==> flow/design.v <==
`timescale 1ns / 1ps
module adder(
input [7:0]PC,
input [7:0]B,
output [7:0]BrA);
assign BrA = PC + B;
endmodule
`timescale 1ns / 1ps
module alu(
           input [7:0] A,
           input [7:0] B,   
           input [3:0] FS, 
           input [2:0] sh,  
           output [7:0] F,  
           output C,  
           output N , 
           output V , 
           output Z,  
           output reg [7:0]Y         
    );
reg [7:0] outputreg ; 
reg [8:0] carryreg;
reg zeroflag;
reg overflowflag;
reg carryflag;
reg negativeflag;
parameter nop = 4'b0000;  
parameter add = 4'b0001;  
parameter sub = 4'b0010;  
parameter xor2 = 4'b0011;  
parameter or2 = 4'b0100;  
parameter logicshift_right = 4'b0101;  
parameter logicshift_left = 4'b0110;  
parameter compliment =	4'b0111;  
parameter bypass =	4'b1000;  
parameter and2 = 4'b1001;  
parameter greater_comparison = 4'b1010;  
parameter equality_comparison = 4'b1011;  
parameter not2 = 4'b1100;  
always @ (*)
begin
carryreg = 9'h0;
overflowflag = 1'b0;
case(FS)
    add:
    begin
    outputreg = A + B;  
    carryreg = A + B;
    end
    sub:
    begin
    outputreg = A + ~B + 1;  
    carryreg = A + ~B + 1;
    end
    and2:
    outputreg = A & B;  
    or2:
    outputreg = A | B;  
    xor2:
    outputreg = A ^ B;  
    bypass:
    outputreg = A;  
    not2:
    outputreg = ~A;  
    greater_comparison:
    outputreg = A>B ? 1'b0 : 1'b1 ;  
    equality_comparison:
    outputreg = A==B ? 8'h0 : 8'h1;  
    logicshift_right:
    begin
    outputreg = A >> sh;  
    carryreg = outputreg;
    end
    logicshift_left:
    begin
    outputreg = A << sh;  
    carryreg = outputreg;
    end
    compliment:
    outputreg = ~A;
    default:
    outputreg = 9'h0;
endcase
zeroflag = (outputreg == 0 )? 1'b1: 1'b0; 
negativeflag = outputreg[7]; 
carryflag = carryreg[8]; 
if (FS == 1 | FS == 2)  
   begin
   overflowflag = (negativeflag ^ carryflag) ? 1'b1 : 1'b0;
   end
Y[7:1]= 7'b0000000;
Y[0]=overflowflag;
end
assign F = outputreg[7:0];
assign N = negativeflag;
assign C = carryflag;
assign V = overflowflag;
assign Z = zeroflag;
endmodule
`timescale 1ns / 1ps
module branchpred(
input [1:0] BS,
output B_D);
assign B_D = ~(BS[0] | BS [1]);
endmodule
`timescale 1ns / 1ps
module constant_unit(
input [5:0] IM, 
input CS,
output [7:0] CU_out);
reg [7:0] constantunit;
always@(*)
begin
if (CS==0) 
begin
constantunit[5:0]=IM; 
constantunit[7:6]=2'b00; 
end
else
begin 
constantunit[5:0]=IM; 
constantunit[7]=IM[5]; 
constantunit[6]=IM[5];
end
end
assign CU_out=constantunit; 
endmodule
`timescale 1ns / 1ps
module datahazard(
input [2:0] AA,
input [2:0] BA,
input [2:0] DA,
input RW,
input MA,
input MB,
output DHS
    );
reg or_1,comp_1,comp_2,HA,HB;
always@(*)
begin    
or_1 = DA[0]|DA[1]|DA[2];
if (AA ^ DA)
    comp_1 = 1'b0;
else
    comp_1 = 1'b1;
if (BA ^ DA)
    comp_2 = 1'b0;
else
    comp_2 = 1'b1; 
HA = RW & or_1 & ~MA & comp_1;
HB = RW & or_1 & ~MB & comp_2;    
end  
assign DHS = ~(HA | HB);
endmodule
`timescale 1ns / 1ps
module initlogic(
input [1:0] BS,
input PS,
input z,
output [1:0] BS_out
);
assign BS_out = {BS[1],(BS[0]&(BS[1]|(PS ^ z)))};
endmodule
`timescale 1ns / 1ps
module instruction_decoder(
    input [16:0] instruction,
    output  RW,
    output  [2:0] DA, 
    output [1:0] MD , 
    output [1:0] BS,  
    output PS, 
    output MW, 
    output [3:0] FS, 
    output MA, 
    output MB, 
    output [2:0]AA,  
    output [2:0]BA,  
    output CS,  
    output [2:0] SH,  
    output output_write_enable,
	output input_enable
    );
parameter NOP = 5'b00000;  
parameter SUB = 5'b00001;  
parameter JML = 5'b00010;  
parameter JMP = 5'b00011;  
parameter AIU = 5'b00100;  
parameter ST  = 5'b00101;  
parameter AND = 5'b00110;  
parameter JMR = 5'b00111;  
parameter LSL = 5'b01000;  
parameter ADI = 5'b01001;  
parameter XOR = 5'b01010;  
parameter BZ  = 5'b01011;  
parameter MOV = 5'b01100;  
parameter LD  = 5'b01101;  
parameter SLT = 5'b01110;  
parameter ADD = 5'b01111;  
parameter OUT = 5'b10000;  
parameter NOT = 5'b10001;  
parameter IN  = 5'b10010;  
parameter BNZ = 5'b10011;  
parameter ORI = 5'b10100;  
parameter LSR = 5'b10101;  
reg RW_WIRE;
reg [2:0] DA_WIRE;   
reg [1:0] MD_WIRE ; 
reg [1:0] BS_WIRE;   
reg PS_WIRE ;  
reg MW_WIRE ;  
reg [3:0] FS_WIRE;  
reg MA_WIRE ;  
reg MB_WIRE ;  
reg [2:0]AA_WIRE ;  
reg [2:0]BA_WIRE ;  
reg CS_WIRE ;  
reg [2:0] SH_WIRE;
reg [4:0] opcode;
reg output_write_enable_wire;
reg input_enable_wire;
always@(*) begin
opcode = instruction[16:12]; 
case(opcode)
    NOP:begin     
    RW_WIRE = 1'b0; 
	 DA_WIRE = 3'b000; 
	 MD_WIRE = 2'b00;
	 BS_WIRE = 2'b00;
	 PS_WIRE = 1'b0;
	 MW_WIRE = 1'b0;
	 FS_WIRE = 4'b0000; 
	 MA_WIRE = 1'b0; 
	 MB_WIRE = 1'b0; 
	 AA_WIRE = 3'b000; 
	 BA_WIRE = 3'b000; 
	 CS_WIRE = 1'b0;
	 SH_WIRE=3'h0; 
	 output_write_enable_wire = 1'b0;
	 input_enable_wire = 1'b0;
    end 
    SUB:begin  
    RW_WIRE = 1'b1; 
	 DA_WIRE = instruction[11:9]; 
	 MD_WIRE = 2'b00;
	 BS_WIRE = 2'b00;
	 PS_WIRE = 1'b0;
	 MW_WIRE = 1'b0;
	 FS_WIRE = 4'b0010; 
	 MA_WIRE = 1'b0; 
	 MB_WIRE = 1'b0; 
	 AA_WIRE = instruction[8:6]; 
	 BA_WIRE = instruction[5:3]; 
	 CS_WIRE = 1'b0;
	 SH_WIRE = 3'h0; 
	 output_write_enable_wire = 1'b0; 
	 input_enable_wire = 1'b0;
    end 
    JML:begin    
    RW_WIRE = 1'b1; 
	 DA_WIRE = instruction[11:9]; 
	 MD_WIRE = 2'b00;
	 BS_WIRE = 2'b11;
	 PS_WIRE = 1'b0;
	 MW_WIRE = 1'b0 ;
	 FS_WIRE = 4'b1000; 
	 MA_WIRE = 1'b1; 
	 MB_WIRE = 1'b1; 
	 AA_WIRE = 3'b000; 
	 BA_WIRE = 3'b000; 
	 CS_WIRE = 1'b1;
	 SH_WIRE = 3'h0;
	 SH_WIRE=3'h0; 
	 output_write_enable_wire = 1'b0; 
	 input_enable_wire = 1'b0;
    end 
    JMP:begin  
    RW_WIRE = 1'b0; 
	 DA_WIRE = 3'b000; 
	 MD_WIRE = 2'b00;
	 BS_WIRE = 2'b11;
	 PS_WIRE = 1'b0;
	 MW_WIRE = 1'b0;
	 FS_WIRE = 4'b0000; 
	 MA_WIRE = 1'b0; 
	 MB_WIRE = 1'b1; 
	 AA_WIRE = 3'b000; 
	 BA_WIRE = 3'b000; 
	 CS_WIRE = 1'b1;
	 SH_WIRE = 3'h0;  
	 output_write_enable_wire = 1'b0;
	 input_enable_wire = 1'b0;	 
    end 
    AIU:begin  
    RW_WIRE = 1'b1; 
	 DA_WIRE = instruction[11:9]; 
	 MD_WIRE = 2'b00;
	 BS_WIRE = 2'b00;
	 PS_WIRE = 1'b0;
	 MW_WIRE = 1'b0;
	 FS_WIRE = 4'b0001; 
	 MA_WIRE = 1'b0; 
	 MB_WIRE = 1'b1; 
	 AA_WIRE = instruction[8:6]; 
	 BA_WIRE = 3'b000; 
	 CS_WIRE = 1'b1;
	 SH_WIRE = 3'h0; 
	 output_write_enable_wire = 1'b0; 
	 input_enable_wire = 1'b0;
    end
    ST:begin   
    RW_WIRE = 1'b0; 
	 DA_WIRE = instruction[11:9]; 
	 MD_WIRE = 2'b00;
	 BS_WIRE = 2'b00;
	 PS_WIRE = 1'b0;
	 MW_WIRE = 1'b1;
	 FS_WIRE = 4'b0000; 
	 MA_WIRE = 1'b0; 
	 MB_WIRE = 1'b0; 
	 AA_WIRE = instruction[8:6]; 
	 BA_WIRE = instruction[5:3]; 
	 CS_WIRE = 1'b0; 
	 SH_WIRE = 3'h0;
	 output_write_enable_wire = 1'b0; 
	 input_enable_wire = 1'b0;
    end 
    AND:begin   
    RW_WIRE = 1'b1; 
	 DA_WIRE = instruction[11:9]; 
	 MD_WIRE = 2'b00;
	 BS_WIRE = 2'b00;
	 PS_WIRE = 1'b0;
	 MW_WIRE = 1'b0;
	 FS_WIRE = 4'b1001; 
	 MA_WIRE = 1'b0; 
	 MB_WIRE = 1'b0; 
	 AA_WIRE = instruction[8:6]; 
	 BA_WIRE = instruction[5:3]; 
	 CS_WIRE = 1'b0; 
	 SH_WIRE = 3'h0; 
	 output_write_enable_wire = 1'b0;
	 input_enable_wire = 1'b0;
    end
    JMR:begin   
    RW_WIRE = 1'b0; 
	 DA_WIRE = 3'b000; 
	 MD_WIRE = 2'b00;
	 BS_WIRE = 2'b10;
	 PS_WIRE = 1'b0;
	 MW_WIRE = 1'b0;
	 FS_WIRE = 4'b0000; 
	 MA_WIRE = 1'b0; 
	 MB_WIRE = 1'b0; 
	 AA_WIRE = instruction[8:6]; 
	 BA_WIRE = 3'b000; 
	 CS_WIRE = 1'b0; 
	 SH_WIRE = 3'h0;
	 output_write_enable_wire = 1'b0; 
	 input_enable_wire = 1'b0;
    end 
    LSL:begin   
	 BS_WIRE = 2'b00;
	 PS_WIRE = 1'b0;
	 MW_WIRE = 1'b0;
	 AA_WIRE = instruction[8:6];
	 MA_WIRE = 1'b0;
	 FS_WIRE = 4'b0110;
	 SH_WIRE = instruction[2:0]; 
	 MD_WIRE = 2'b00;
	 RW_WIRE = 1'b1;
	 DA_WIRE = instruction[11:9];
	 MB_WIRE = 1'b0; 
	 BA_WIRE = 3'b000;           
	 CS_WIRE = 1'b0;
	 output_write_enable_wire = 1'b0;
	 input_enable_wire = 1'b0;
	 end 
    ADI:begin   
    RW_WIRE = 1'b1; 
	 DA_WIRE = instruction[11:9]; 
	 MD_WIRE = 2'b00;
	 BS_WIRE = 2'b00;
	 PS_WIRE = 1'b0;
	 MW_WIRE = 1'b0;
	 FS_WIRE = 4'b0001; 
	 MA_WIRE = 1'b0; 
	 MB_WIRE = 1'b1; 
	 AA_WIRE = instruction[8:6]; 
	 BA_WIRE = 3'b000; 
	 CS_WIRE = 1'b1;
	 SH_WIRE=3'h0;
	 output_write_enable_wire = 1'b0;  
    input_enable_wire = 1'b0;
	 end 
	 XOR:begin  
    RW_WIRE = 1'b1; 
	 DA_WIRE = instruction[11:9]; 
	 MD_WIRE = 2'b00;
	 BS_WIRE = 2'b00;
	 PS_WIRE = 1'b0;
	 MW_WIRE = 1'b0;
	 FS_WIRE = 4'b0011; 
	 MA_WIRE = 1'b0; 
	 MB_WIRE = 1'b0; 
	 AA_WIRE = instruction[8:6]; 
	 BA_WIRE = instruction[5:3]; 
	 CS_WIRE = 1'b0;
	 SH_WIRE=3'h0; 
	 output_write_enable_wire = 1'b0; 
	 input_enable_wire = 1'b0;
    end
	 BZ:begin   
    RW_WIRE = 1'b0; 
	 DA_WIRE = 3'b000; 
	 MD_WIRE = 2'b00;
	 BS_WIRE = 2'b01;
	 PS_WIRE = 1'b0;
	 MW_WIRE = 1'b0;
	 FS_WIRE = 4'b1000; 
	 MA_WIRE = 1'b0; 
	 MB_WIRE = 1'b1; 
	 AA_WIRE = instruction[8:6]; 
	 BA_WIRE = 3'b000; 
	 CS_WIRE = 1'b1;
	 SH_WIRE =3'h0;
	 output_write_enable_wire = 1'b0;  
	 input_enable_wire = 1'b0;
    end 
	 MOV:begin  
    RW_WIRE = 1'b1; 
	 DA_WIRE = instruction[11:9]; 
	 MD_WIRE = 2'b00;
	 BS_WIRE = 2'b00;
	 PS_WIRE = 1'b0;
	 MW_WIRE = 1'b0;
	 FS_WIRE = 4'b1000; 
	 MA_WIRE = 1'b0; 
	 MB_WIRE = 1'b0; 
	 AA_WIRE = instruction[8:6]; 
	 BA_WIRE = 3'b000; 
	 CS_WIRE = 1'b0;
	 SH_WIRE = 3'h0; 
	 output_write_enable_wire = 1'b0; 
    input_enable_wire = 1'b0;
	 end 
    LD:begin   
    RW_WIRE = 1'b1; 
	 DA_WIRE = instruction[11:9]; 
	 MD_WIRE = 2'b01;
	 BS_WIRE = 2'b00;
	 PS_WIRE = 1'b0;
	 MW_WIRE = 1'b0;
	 FS_WIRE = 4'b0000; 
	 MA_WIRE = 1'b0; 
	 MB_WIRE = 1'b0; 
	 AA_WIRE = instruction[8:6]; 
	 BA_WIRE = 3'b000; 
	 CS_WIRE = 1'b0;
	 SH_WIRE = 3'h0; 
	 output_write_enable_wire = 1'b0;
	 input_enable_wire = 1'b0;	 
    end
    SLT:begin  
    RW_WIRE = 1'b1; 
	 DA_WIRE = instruction[11:9]; 
	 MD_WIRE = 2'b00;
	 BS_WIRE = 2'b00;
	 PS_WIRE = 1'b0;
	 MW_WIRE = 1'b0;
	 FS_WIRE = 4'b1010; 
	 MA_WIRE = 1'b0; 
	 MB_WIRE = 1'b0; 
	 AA_WIRE = instruction[8:6]; 
	 BA_WIRE = instruction[5:3]; 
	 CS_WIRE = 1'b0;
	 SH_WIRE = 3'h0;  
	 output_write_enable_wire = 1'b0;
	 input_enable_wire = 1'b0;
    end 
	 ADD:begin  
    RW_WIRE = 1'b1; 
	 DA_WIRE = instruction[11:9]; 
	 MD_WIRE = 2'b00;
	 BS_WIRE = 2'b00;
	 PS_WIRE = 1'b0;
	 MW_WIRE = 1'b0;
	 FS_WIRE = 4'b0001; 
	 MA_WIRE = 1'b0; 
	 MB_WIRE = 1'b0; 
	 AA_WIRE = instruction[8:6]; 
	 BA_WIRE = instruction[5:3]; 
	 CS_WIRE = 1'b0;
	 SH_WIRE = 3'h0; 
	 output_write_enable_wire = 1'b0; 
	 input_enable_wire = 1'b0;
    end
	 OUT:begin   
    RW_WIRE = 1'b0; 
	 DA_WIRE = instruction[11:9]; 
	 MD_WIRE = 2'b00;
	 BS_WIRE = 2'b00;
	 PS_WIRE = 1'b0;
	 MW_WIRE = 1'b0;
	 FS_WIRE = 4'b0000; 
	 MA_WIRE = 1'b0; 
	 MB_WIRE = 1'b0; 
	 AA_WIRE = instruction[8:6]; 
	 BA_WIRE = instruction[5:3]; 
	 CS_WIRE = 1'b0;
	 SH_WIRE=3'h0; 
	 output_write_enable_wire = 1'b1; 
	 input_enable_wire = 1'b0;
    end 
    NOT:begin  
    RW_WIRE = 1'b1; 
	 DA_WIRE = instruction[11:9]; 
	 MD_WIRE = 2'b00;
	 BS_WIRE = 2'b00;
	 PS_WIRE = 1'b0;
	 MW_WIRE = 1'b0;
	 FS_WIRE = 4'b1100; 
	 MA_WIRE = 1'b0; 
	 MB_WIRE = 1'b0; 
	 AA_WIRE = instruction[8:6]; 
	 BA_WIRE = 3'b000; 
	 CS_WIRE = 1'b0;
	 SH_WIRE=3'h0; 
	 output_write_enable_wire = 1'b0; 
	 input_enable_wire = 1'b0;
    end 
    IN:begin  
    RW_WIRE = 1'b1; 
	 DA_WIRE = instruction[11:9]; 
	 MD_WIRE = 2'b10;
	 BS_WIRE = 2'b00;
	 PS_WIRE = 1'b0;
	 MW_WIRE = 1'b0;
	 FS_WIRE = 4'b0000; 
	 MA_WIRE = 1'b0; 
	 MB_WIRE = 1'b0; 
	 AA_WIRE = 3'b000;           
	 BA_WIRE = 3'b000; 
	 CS_WIRE = 1'b0;
	 SH_WIRE=3'h0; 
	 output_write_enable_wire = 1'b0; 
	 input_enable_wire = 1'b1;
    end 
	 BNZ:begin  
    RW_WIRE = 1'b0; 
	 DA_WIRE = 3'b000; 
	 MD_WIRE = 2'b00;
	 BS_WIRE = 2'b01;
	 PS_WIRE = 1'b1;
	 MW_WIRE = 1'b0;
	 FS_WIRE = 4'b1000; 
	 MA_WIRE = 1'b0; 
	 MB_WIRE = 1'b1; 
	 AA_WIRE = instruction[8:6]; 
	 BA_WIRE = 3'b000; 
	 CS_WIRE = 1'b1;
	 SH_WIRE= 3'h0; 
	 output_write_enable_wire = 1'b0; 
	 input_enable_wire = 1'b0;
    end 
	 ORI:begin   
    RW_WIRE = 1'b1; 
	 DA_WIRE = instruction[11:9]; 
	 MD_WIRE = 2'b00;
	 BS_WIRE = 2'b00;
	 PS_WIRE = 1'b0;
	 MW_WIRE = 1'b0;
	 FS_WIRE = 4'b0100; 
	 MA_WIRE = 1'b0; 
	 MB_WIRE = 1'b1; 
	 AA_WIRE = instruction[8:6]; 
	 BA_WIRE = 3'b000; 
	 CS_WIRE = 1'b0;
	 SH_WIRE=3'h0; 
	 output_write_enable_wire = 1'b0;  
	 input_enable_wire = 1'b0;
    end 
    LSR:begin   
	 BS_WIRE = 2'b00;
	 PS_WIRE = 1'b0;
	 MW_WIRE = 1'b0;
	 AA_WIRE = instruction[8:6];
	 MA_WIRE = 1'b0;
	 FS_WIRE = 4'b0101;
	 SH_WIRE = instruction[2:0]; 
	 MD_WIRE = 2'b00;
	 RW_WIRE = 1'b1;
	 DA_WIRE = instruction[11:9];
	 MB_WIRE = 1'b0; 
	 BA_WIRE = 3'b000; 
	 CS_WIRE = 1'b0;
	 output_write_enable_wire = 1'b0;
	 input_enable_wire = 1'b0;
    end 
	 default: begin
    RW_WIRE = 1'b0; 
	 DA_WIRE = 3'b000; 
	 MD_WIRE = 2'b00;
	 BS_WIRE = 2'b00;
	 PS_WIRE = 1'b0;
	 MW_WIRE = 1'b0;
	 FS_WIRE = 4'b0000; 
	 MA_WIRE = 1'b0; 
	 MB_WIRE = 1'b0; 
	 AA_WIRE = 3'b000; 
	 BA_WIRE = 3'b000; 
	 CS_WIRE = 1'b0;
	 SH_WIRE=3'h0;
	 output_write_enable_wire = 1'b0;
	 input_enable_wire = 1'b0;
	 end
    endcase
end
assign RW = RW_WIRE;
assign DA = DA_WIRE;
assign MD = MD_WIRE;
assign BS = BS_WIRE;
assign PS = PS_WIRE;
assign MW = MW_WIRE;
assign FS = FS_WIRE;
assign MA = MA_WIRE;
assign MB = MB_WIRE;
assign AA = AA_WIRE;
assign BA = BA_WIRE;
assign CS = CS_WIRE;
assign SH = SH_WIRE;
assign output_write_enable = output_write_enable_wire;
assign input_enable = input_enable_wire;
endmodule
`timescale 1ns / 1ps
module mux_a(PC,a_data,A,MA);
input [7:0]PC;
input [7:0]a_data;
input MA;
output reg [7:0]A;
always @ (*)
begin
	if(MA)
		A = PC;
	else
		A = a_data;
end
endmodule
`timescale 1ns / 1ps
module mux_b(
input MB,  
input [7:0]constantunit_out,   
input [7:0]register_b,  
output [7:0]mux_b_out   
);
reg [7:0]mux_b;   
always@(*)
begin
if (MB)
    mux_b = constantunit_out;
else
    mux_b = register_b;
end
assign mux_b_out = mux_b ;
endmodule
`timescale 1ns / 1ps
module mux_c(
input [1:0] BS_out,  
input [7:0] PC_value,   
input [7:0] RAA,  
input [7:0] BrA,
output [7:0] PC_out
);
parameter PC = 2'b00;
parameter jump = 2'b10;
reg [7:0]mux_c;   
always@(*)
begin
case (BS_out)  
    PC:
    mux_c = PC_value;
    jump:
    mux_c = RAA;
    default:
    mux_c = BrA;
endcase
end
assign PC_out = mux_c ;
endmodule
`timescale 1ns / 1ps
module mux_d(Y,F,data_out,MD,mux_d_out
    );
input [7:0]Y;
input [7:0]F;
input [7:0]data_out;
input [1:0]MD;
output reg [7:0]mux_d_out;
always@(*)
begin
	if(MD==2'b00)
		mux_d_out=F;
	else if(MD==2'b01)
		mux_d_out=data_out;
	else if(MD==2'b10)
		mux_d_out=Y;
	else
		mux_d_out=F;
end
endmodule
`timescale 1ns / 1ps
module muxe (
input [7:0] Bus_D,
input [7:0] data_in,
input ie,
output reg [7:0]mux_e_out
);
always@(*)
begin
	if(ie)
		mux_e_out=data_in;
	else
		mux_e_out=Bus_D;
end
endmodule
module register(
	input clk,
	input [2:0] addr_a,
	input [2:0] addr_b,
	input [2:0] addr_d,
	input [7:0] data_in,
	input wr_en,
	output [7:0] data_a,
	output [7:0] data_b
	);
 reg [7:0] memblk [0:7];
 assign data_a = (addr_a == 3'b000) ? 8'b00000000 : memblk[addr_a];
 assign data_b = (addr_b == 3'b000) ? 8'b00000000 : memblk[addr_b];
always @ (negedge clk)
 begin
 if (wr_en && addr_d != 3'b000)
 memblk[addr_d] <= data_in;
 end
endmodule
`timescale 1ns / 1ps
module microP(
    input clk,
    input reset,
    output [7:0] imem_addr,
    input [16:0] imem_data,
    output [7:0] dmem_addr,
    output [7:0] dmem_wdata,
    output dmem_we,
    input [7:0] dmem_rdata,
    input [7:0] data_in,
    output out_we,
    output [7:0] data_out_col,
    output [7:0] data_out_addr
    );
reg [7:0] PC;
wire [7:0] PC_1 = PC + 8'd1;
assign imem_addr = PC;
reg [16:0] IR;
reg [7:0] PC_1_d;
wire RW_d, PS_d, MW_d, MA_d, MB_d, CS_d, OW_d, IE_d;
wire [2:0] DA_d, AA_d, BA_d, SH_d;
wire [1:0] MD_d, BS_d;
wire [3:0] FS_d;
instruction_decoder DEC(
    .instruction(IR),
    .RW(RW_d), .DA(DA_d), .MD(MD_d), .BS(BS_d), .PS(PS_d), .MW(MW_d),
    .FS(FS_d), .MA(MA_d), .MB(MB_d), .AA(AA_d), .BA(BA_d), .CS(CS_d),
    .SH(SH_d), .output_write_enable(OW_d), .input_enable(IE_d)
    );
wire [7:0] a_data, b_data, reg_d;
wire RW_w;
wire [2:0] DA_w;
register REGFILE(
    .clk(clk), .addr_a(AA_d), .addr_b(BA_d), .addr_d(DA_w),
    .data_in(reg_d), .wr_en(RW_w), .data_a(a_data), .data_b(b_data)
    );
wire [7:0] const_out, bus_a_d, bus_b_d;
constant_unit CONST(.IM(IR[5:0]), .CS(CS_d), .CU_out(const_out));
mux_a MUXA(.PC(PC_1_d), .a_data(a_data), .A(bus_a_d), .MA(MA_d));
mux_b MUXB(.MB(MB_d), .constantunit_out(const_out), .register_b(b_data), .mux_b_out(bus_b_d));
reg RW_e, PS_e, MW_e, OW_e, IE_e;
reg [2:0] DA_e, SH_e;
reg [1:0] MD_e, BS_e;
reg [3:0] FS_e;
reg [7:0] BUS_A, BUS_B, PC_2;
wire DHS;
datahazard HAZ(.AA(AA_d), .BA(BA_d), .DA(DA_e), .RW(RW_e), .MA(MA_d), .MB(MB_d), .DHS(DHS));
wire [7:0] F, Y;
wire C, N, V, Z;
alu ALU(.A(BUS_A), .B(BUS_B), .FS(FS_e), .sh(SH_e), .F(F), .C(C), .N(N), .V(V), .Z(Z), .Y(Y));
wire [7:0] BrA;
adder BRADD(.PC(PC_2), .B(BUS_B), .BrA(BrA));
wire [1:0] BS_out;
initlogic BRLOGIC(.BS(BS_e), .PS(PS_e), .z(Z), .BS_out(BS_out));
wire B_D;   
branchpred BRDET(.BS(BS_out), .B_D(B_D));
wire [7:0] next_pc;
mux_c MUXC(.BS_out(BS_out), .PC_value(PC_1), .RAA(BUS_A), .BrA(BrA), .PC_out(next_pc));
assign dmem_addr = BUS_A;
assign dmem_wdata = BUS_B;
assign dmem_we = MW_e;
assign out_we = OW_e;
assign data_out_col = BUS_A;
assign data_out_addr = BUS_B;
reg RW_w_r, IE_w;
reg [2:0] DA_w_r;
reg [1:0] MD_w;
reg [7:0] F_w, D_w, Y_w;
assign RW_w = RW_w_r;
assign DA_w = DA_w_r;
wire [7:0] bus_d;
mux_d MUXD(.Y(Y_w), .F(F_w), .data_out(D_w), .MD(MD_w), .mux_d_out(bus_d));
muxe MUXE(.Bus_D(bus_d), .data_in(data_in), .ie(IE_w), .mux_e_out(reg_d));
always @(posedge clk) begin
    if (!reset) begin
        PC <= 8'd0;
        IR <= 17'd0;
        PC_1_d <= 8'd0;
        RW_e <= 1'b0; MW_e <= 1'b0; OW_e <= 1'b0; IE_e <= 1'b0;
        BS_e <= 2'b00; PS_e <= 1'b0;
        RW_w_r <= 1'b0; IE_w <= 1'b0;
    end else begin
        RW_w_r <= RW_e;
        DA_w_r <= DA_e;
        MD_w <= MD_e;
        IE_w <= IE_e;
        F_w <= F;
        D_w <= dmem_rdata;
        Y_w <= Y;
        if (!B_D) begin
            PC <= next_pc;
            IR <= 17'd0;
            RW_e <= 1'b0; MW_e <= 1'b0; OW_e <= 1'b0; IE_e <= 1'b0;
            BS_e <= 2'b00; PS_e <= 1'b0;
        end else if (!DHS) begin
            RW_e <= 1'b0; MW_e <= 1'b0; OW_e <= 1'b0; IE_e <= 1'b0;
            BS_e <= 2'b00; PS_e <= 1'b0;
        end else begin
            PC <= next_pc;
            IR <= imem_data;
            PC_1_d <= PC_1;
            RW_e <= RW_d; MW_e <= MW_d; OW_e <= OW_d; IE_e <= IE_d;
            BS_e <= BS_d; PS_e <= PS_d;
        end
        if (B_D && DHS) begin
            DA_e <= DA_d;
            MD_e <= MD_d;
            FS_e <= FS_d;
            SH_e <= SH_d;
            BUS_A <= bus_a_d;
            BUS_B <= bus_b_d;
            PC_2 <= PC_1_d;
        end
    end
end
endmodule
# From RTL to reports: microP
# The steps from the RTL of microP to its reports follow in flow order.
# Lines are those of the file above, counted from 1.
# Operators: Yosys type, input widths -> output width; for muxes data width and select width s.
# Library cell names are shortened.
# A cell with - has no value.
dict set report setup {
  top {microP}
  clock_port {clk}
  cell_library {sky130hd}
  pvt_corner {tt_025C_1v80}
}

# Word-level counts
# Source: Yosys, flattened and elaborated, memories not mapped. Widths are those after wreduce. Registers that Yosys merges into a memory's read port (data or address) are not register bits. Print and check cells do not count.
# Yosys's memory passes give these memory sizes; they may raise the number of words (mostly to a power of two), join words into wider ones and drop unused or constant bits.
dict set report bits {
  reg_bits 100
  ramBits 64
  mem_count 1
}
# memory words word_bits rd write_ports line_no
set mem_list {}
lappend mem_list {REGFILE.memblk 8 8 2 1 734} ;# reg [7:0] memblk [0:7];
dict set report classes {
  add_sub_neg 6
  cmp 1
  equal 38
  shifts 2
  mux 36
  logic 26
  reduce_logical 26
}
# operator count
set op_table {}
lappend op_table {{$pmux 8 s11} 1}
lappend op_table {{$mux 8} 11}
lappend op_table {{$eq 5x4->1 const B} 8}
lappend op_table {{$pmux 4 s10} 1}
lappend op_table {{$pmux 9 s4} 1}
lappend op_table {{$eq 5x5->1 const B} 6}
lappend op_table {{$eq 4x4->1 const B} 5}
lappend op_table {{$eq 5x3->1 const B} 4}
lappend op_table {{$reduce_or 18->1} 1}
lappend op_table {{$reduce_or 17->1} 1}
lappend op_table {{$eq 4x3->1 const B} 4}
lappend op_table {{$add 8x8->8} 2}
lappend op_table {{$pmux 8 s2} 1}
lappend op_table {{$mux 1} 16}
lappend op_table {{$reduce_or 15->1} 1}
lappend op_table {{$reduce_or 7->1} 2}
lappend op_table {{$reduce_or 2->1} 5}
lappend op_table {{$eq 5x2->1 const B} 2}
lappend op_table {{$reduce_bool 3->1} 3}
lappend op_table {{$add 8x8->9} 1}
lappend op_table {{$add 8x9->9} 1}
lappend op_table {{$not 8->9} 1}
lappend op_table {{$add 9x1->9 const B} 1}
lappend op_table {{$mux 3} 3}
lappend op_table {{$eq 4x2->1 const B} 2}
lappend op_table {{$add 8x1->8 const B} 1}
lappend op_table {{$shl 8x3->8} 1}
lappend op_table {{$shr 8x3->8} 1}
# Other operator kinds: 26; their cells: 48.

# Logic depth
# Yosys ltp: most cells in a row. Word level: on the elaborated netlist, between registers, memories and ports. Mapped: between sequential cells and ports; inverters and the memories' decode and read muxes count.
dict set report logic_depth {
  depth_word 13
  abc_area 1
  mapped_depth 22
  mapped_depth_nobuf 22
}

# Mapped cells and area
# Yosys stat after the flow's synthesis: flattened, memories mapped to cells. It holds for the ABC_AREA given above (unset counts as 0); a run with the other value may have another netlist.
# Totals and module areas in this step are rounded.
# cell_type count
set types {}
lappend types {edfxtp_1 110}
lappend types {nand2_1 335}
lappend types {dfxtp_1 52}
lappend types {nand3_1 124}
lappend types {inv_1 156}
lappend types {nor2_1 145}
lappend types {ha_1 32}
lappend types {o21ai_0 72}
lappend types {a21oi_1 55}
lappend types {buf_4 19}
lappend types {nand4_1 22}
lappend types {o22ai_1 21}
lappend types {o21ai_2 10}
lappend types {xor2_1 10}
lappend types {clkbuf_1 22}
lappend types {buf_2 16}
lappend types {fa_1 3}
lappend types {nand2_2 9}
# Other cell types: 26; their cells: 72.
dict set report synth_totals {
  cells 1285
  area_um2 9770
  ffs 162
  buf_cells 59
}

# Stored flow runs of microP (2 of them; Yosys, OpenROAD, sky130hd). They differ in their settings and are not a sequence. Constraints: input delay and output delay 20% of the set period each, output load 0.01 pF.
# "period_less_ws_ns" means the clock period less the worst setup slack. The figure is calculated, with input and output delays left at 20% of the set period.
# "timing.worst_path_ns" is the time allowed to the run's worst setup path (the clock period less input and output delay, where it has them) less its slack. Clock arrival times count: a late capture clock shortens it, a late launch clock lengthens it.
# Values from the reports are rounded here.
run="run 1" settings ABC_AREA=1 CELL_PAD_IN_SITES_GLOBAL_PLACEMENT=2 CORE_ASPECT_RATIO=1.05 CORE_UTILIZATION=38 MIN_ROUTING_LAYER="met1" SETUP_SLACK_MARGIN=-0.09 SLEW_MARGIN=25 TNS_END_PERCENT=20 period_ns=5.49 CAP_MARGIN=20 CORE_MARGIN=2
run="run 1" results worstSetupSlack_ns=0.849 fin_tns_ns=0.000 finalUtil_frac=0.458 synthArea_um2=9770 die_footprint_um2=27000 ws_hold_ns=0.429
run="run 2" settings CORE_UTILIZATION=22 PLACE_DENSITY=0.6 period_ns=4.5 CAP_MARGIN=20 CORE_MARGIN=2 SLEW_MARGIN=20
run="run 2" results worstSetupSlack_ns=0.370 fin_tns_ns=0.000 finalUtil_frac=0.276 period_less_ws_ns=4.130 synthArea_um2=9610 die_footprint_um2=45400 ws_hold_ns=0.451 timing.worst_path_ns=4.13 timing.worst_path_kind="register to register"
